==> flow/design.v <==
module calculator(
	input newkey,
	input [4:0] keycode,
	input clk,
	input rst,
	output reg [19:0] x,
	output reg led							 
	);
	localparam PLUS = 1'd0;					 
	localparam TIMES = 1'd1;				 
	localparam CLEAR20 = 20'd0;				 
	localparam CLEAR2 = 2'd0;				 
	localparam CLEAR1 = 1'd0;				 
	reg [19:0] y;
	reg op;
	reg [19:0] nextX;
	reg [19:0] nextY;
	reg nextOp;
	reg nextLED;
	reg [2:0] select;
	wire [19:0] sum;
	wire [19:0] product;
	wire [19:0] result;
	wire [19:0] ovp;						 
	wire ovs;								 
	always @ (posedge clk)
		begin
			if (rst)
				begin
					x <= CLEAR20;
					y <= CLEAR20;
					op <= CLEAR1;
					led <= CLEAR1;
				end
			else
				begin
					x <= nextX;
					y <= nextY;
					op <= nextOp;
					led <= nextLED;
				end
		end
  always @ (select, x, y, op, led, result, ovp, ovs, keycode)
		case(select)
			3'd0:						 
				begin
              		nextX = x;
					nextY = y;
					nextOp = op;
					nextLED = led;
				end
			3'd1:						 
				begin
              		nextX = CLEAR20;
					nextY = x;
					nextOp = PLUS;
					nextLED = CLEAR1;
				end
			3'd2:						 
				begin
              		nextX = CLEAR20;
					nextY = x;
					nextOp = TIMES;
					nextLED = CLEAR1;
				end
			3'd3:						 
				begin
              		nextX = result;
					nextY = y;
					nextOp = op;
					nextLED = op ? (ovp != 0) : ovs;
				end	
			3'd4:						 
				begin
              		nextX = CLEAR20;
					nextY = CLEAR20;
					nextOp = CLEAR1;				 
					nextLED = CLEAR1;
				end
			3'd7:						 
				begin
              		nextX = {x[15:0],keycode[3:0]};	 
					nextY = y;
					nextOp = op;
					nextLED = CLEAR1;
				end
			default:					 
				begin
              		nextX = x;
					nextY = y;
					nextOp = op;
					nextLED = led;
				end
		endcase
	always @ (newkey, keycode)
		begin
			if(!newkey)	select <= 3'd0;				 
			else if(keycode[4]) select <= 3'd7;		 
			else select <= keycode[2:0];			 
		end
	assign result = op ? product : sum;				 
	assign {ovp, product} = x * y;					 
	assign {ovs, sum} = x + y;						 
endmodule	
# Reports on calculator

What the tools print for calculator, step after step.
Line numbers count from 1 in the design file above.
Operators: Yosys type, input widths -> output width; for muxes data width and select width s.
Library cell names are shortened.
The mark - stands for no value.

Top module: calculator
Clock port: clk
Cell library: sky130hd
Corner: tt_025C_1v80

# Word-level counts

Source: Yosys, flattened and elaborated, memories not mapped. Widths are those after wreduce. Registers that Yosys merges into a memory's read port (data or address) are not register bits. Print and check cells do not count. Equal cells are merged and count once.

Flip-flop bits (word level): 42
Output and inout bits: 21

Add/sub/neg operators: 1
Multipliers: 1
Equal/unequal tests: 5
Multiplexer cells: 8
Reductions and logical operators: 9

Operators by type and width:

| operator           | number |
| $mul 20x20->40     | 1 |
| $pmux 20 s3        | 1 |
| $pmux 20 s2        | 1 |
| $add 20x20->21     | 1 |
| $reduce_bool 20->1 | 1 |
| $mux 20            | 1 |
| $reduce_bool 2->1  | 3 |
| $eq 3x2->1 const B | 2 |
| $eq 3x3->1 const B | 2 |
| $mux 3             | 2 |
| $reduce_or 2->1    | 2 |
| $reduce_or 4->1    | 1 |
| $pmux 1 s2         | 2 |
| $eq 3x1->1 const B | 1 |
| $reduce_bool 3->1  | 1 |
| $reduce_or 3->1    | 1 |
| $mux 1             | 1 |

# Logic depth

Yosys ltp: most cells in a row. Word level: on the elaborated netlist, between registers, memories and ports. Mapped: between sequential cells and ports; inverters and the memories' decode and read muxes count.

Word-level depth: 5
ABC_AREA: 0
Depth in mapped cells: 27
Gate-level depth less buffers: 26

# Synthesis result

Yosys stat after the flow's synthesis: flattened, memories mapped to cells. It holds for the ABC_AREA given above (unset counts as 0); a run with the other value may have another netlist.

Cells by type:

| type     | number | total area (um^2) |
| fa_1     | 321    | 6.43E+03 |
| ha_1     | 170    | 2,127.04 |
| and2_1   | 216    | 1.35E+03 |
| inv_1    | 326    | 1.22E+03 |
| dfxtp_1  | 42     | 840.806 |
| nand2_1  | 224    | 840.806 |
| clkbuf_1 | 107    | 401.635 |
| a21oi_1  | 64     | 320.307 |
| o221a_2  | 21     | 236.477 |
| o21ai_0  | 41     | 205.197 |
| xnor2_1  | 23     | 201.443 |
| nor2_1   | 49     | 183.926 |
| a21o_1   | 20     | 150.144 |
| xor2_1   | 16     | 140.134 |
| nor3_1   | 25     | 125.12 |
| a211oi_1 | 12     | 90.086 |
| nand3_1  | 18     | 90.086 |
| o21a_1   | 12     | 90.086 |

Not listed: further types 63, cells in them 164.

Standard cells after synthesis: 1,871
Cell area after synthesis: 16,344.4 um^2
Area of sequential cells: 840.8 um^2
Mapped flip-flops: 42
Buffers: 112

# Timing after synthesis

Source: OpenSTA report_checks on the synthesized netlist (no wires, ideal clock, input and output delay 20% of the period each), path of least setup slack; recovery checks are left aside. Register names are those of the netlist, which keeps one name where synthesis merged equal registers.

Path type: reg-to-reg
From: register x[12]
To: register led
Clock period: 10,000 ps
Setup time: 125 ps
Time at the first pin: 0 ps
Arrival: 6,779 ps
Required time: 9,875 ps
Setup slack: 3,096 ps
Path delay: 6,904 ps
Driving pins on the path: 25
Period reached after synthesis: 6,904 ps

"path delay" = arrival - input delay + setup time.
"driving pins on the path": output pins that drive a net of the path, with the launching flip-flop's if there is one; two outputs of one cell count as two.
"period reached after synthesis" is the clock period less the worst setup slack; recovery checks do not enter. This is arithmetic on one report: input and output delays are still those of the set period (20% each).
Between the ends stands the longest chain of elaborated cells between them, by number of cells; it is not shown to be the way that was timed. Of several equally long chains one is given.
A line is the first line of the expression or statement that the cell stems from. Yosys adds cells for indexed reads and writes and turns some case tables into memories.

Cells stage by stage: dfxtp_1 > clkbuf_1 > and2_1 > fa_1 > fa_1 > inv_1 > fa_1 > inv_1 > fa_1 > fa_1 > fa_1 > inv_1 > fa_1 > inv_1 > ha_1 > clkbuf_1 > nand3_1 > or4b_1 > and3b_1 > a21oi_1 > mux2i_1 > a211oi_1 > or4_4 > nor4_2 > a21oi_1
Length of the longest elaborated chain: 4
Elaborated cells on any way between the ends: 5

RTL lines, path post-synthesis:

| element            | RTL line | text |
| start: declaration | 6        | `output reg [19:0] x,` |
| start: assignment  | 30       | `x <= CLEAR20;` |
| start: assignment  | 37       | `x <= nextX;` |
| $mul 20x20->40     | 102      |  |
| $reduce_bool 20->1 | 71       | `nextLED = op ? (ovp != 0) : ovs;` |
| $mux 1             | 71       |  |
| $pmux 1 s2         | 44       | `case(select)` |
| end: assignment    | 33       | `led <= CLEAR1;` |
| end: assignment    | 40       | `led <= nextLED;` |
| end: declaration   | 7        | `output reg led` |

# Timing after layout

From the final timing report of entry A: the path of least setup slack in the routed layout; clock arrival at registers is part of the times.
The path's times are printed in steps of 10 ps; the period is the one set.

Path type: reg-to-reg
From: register x[8]
To: register led
Clock period: 10,300 ps
Setup time: 120 ps
Time at the first pin: 300 ps
Arrival: 8,010 ps
Required time: 10,490 ps
Setup slack: 2,470 ps
Driving pins on the path: 23

Between the ends stands the longest chain of elaborated cells between them, by number of cells; it is not shown to be the way that was timed. Of several equally long chains one is given.

Cells stage by stage: dfxtp_1 > and2_1 > fa_1 > inv_1 > fa_1 > fa_1 > fa_1 > inv_1 > fa_1 > fa_1 > inv_1 > fa_1 > inv_1 > ha_1 > nand3_1 > or4b_1 > and3b_1 > a21oi_1 > mux2i_1 > a211oi_1 > or4_4 > nor4_2 > a21oi_1
Length of the longest elaborated chain: 4
Elaborated cells on any way between the ends: 5

RTL lines, path post-layout:

| element            | RTL line | text |
| start: declaration | 6        | `output reg [19:0] x,` |
| start: assignment  | 30       | `x <= CLEAR20;` |
| start: assignment  | 37       | `x <= nextX;` |
| $mul 20x20->40     | 102      |  |
| $reduce_bool 20->1 | 71       | `nextLED = op ? (ovp != 0) : ovs;` |
| $mux 1             | 71       |  |
| $pmux 1 s2         | 44       | `case(select)` |
| end: assignment    | 33       | `led <= CLEAR1;` |
| end: assignment    | 40       | `led <= nextLED;` |
| end: declaration   | 7        | `output reg led` |

Add stored flow runs of calculator

Measured data: module calculator, platform sky130hd, 3 stored runs of the flow under differing settings, order arbitrary. Input and output delays are each 20% of the period that was set; the output load is 0.01 pF.
"clock period reached" = clock period - worst setup slack. The figure is calculated, with input and output delays left at 20% of the set period.
"allowed time less slack (worst setup path)": the worst setup path's part of the clock period (all of it between registers, 20% less for each end at a port) less its slack. A launch clock that arrives late makes it longer, a capture clock that arrives late makes it shorter.
"allowed time less slack (worst setup path)" is given in steps of 10 ps.
Settings: n/a = not set for that run.
Results: n/a = not shown.

| item                                            | entry A    | entry B    | entry C |
| CAP_MARGIN                                      | 15         | 20         | 20      |
| CELL_PAD_IN_SITES_GLOBAL_PLACEMENT              | 1          | n/a        | n/a     |
| CORE_MARGIN                                     | 4          | 2          | 6       |
| CORE_UTILIZATION                                | 56         | 36         | 56      |
| GPL_ROUTABILITY_DRIVEN                          | 1          | n/a        | 1       |
| HOLD_SLACK_MARGIN                               | 0.02       | 0.12       | 0.12    |
| PLACE_DENSITY_LB_ADDON                          | 0.2        | n/a        | n/a     |
| TNS_END_PERCENT                                 | 65         | 40         | 95      |
| period_ns                                       | 10.3       | 13.3       | 13.3    |
| SLEW_MARGIN                                     | 20         | 15         | 15      |
| CORE_ASPECT_RATIO                               | n/a        | 1.42       | 1.42    |
| CTS_CLUSTER_DIAMETER                            | n/a        | 333        | 333     |
| MAX_ROUTING_LAYER                               | n/a        | met4       | met5    |
| MIN_ROUTING_LAYER                               | n/a        | met1       | met1    |
| SETUP_SLACK_MARGIN                              | n/a        | 3.1        | 3.13    |
| CELL_PAD_IN_SITES_DETAIL_PLACEMENT              | n/a        | n/a        | 2       |
| CTS_CLUSTER_SIZE                                | n/a        | n/a        | 31      |
| chip area in the Yosys report (um^2)            | 16,344.4   | 16,344.4   | n/a     |
| die size (um^2)                                 | 31,983.7   | 47,148.5   | n/a     |
| standard-cell area after layout (um^2)          | 17,042.6   | 17,306.6   | n/a     |
| final utilization (%)                           | 59.2       | 38.3       | n/a     |
| smallest setup slack (ps)                       | 2,473      | 5,422      | n/a     |
| clock period reached (ps)                       | 7,827      | 7,878      | n/a     |
| allowed time less slack (worst setup path) (ps) | 7,830      | 7,880      | n/a     |
| worst setup path kind                           | reg-to-reg | reg-to-reg | n/a     |

Entry C: no results, placement failed with DPL-0033
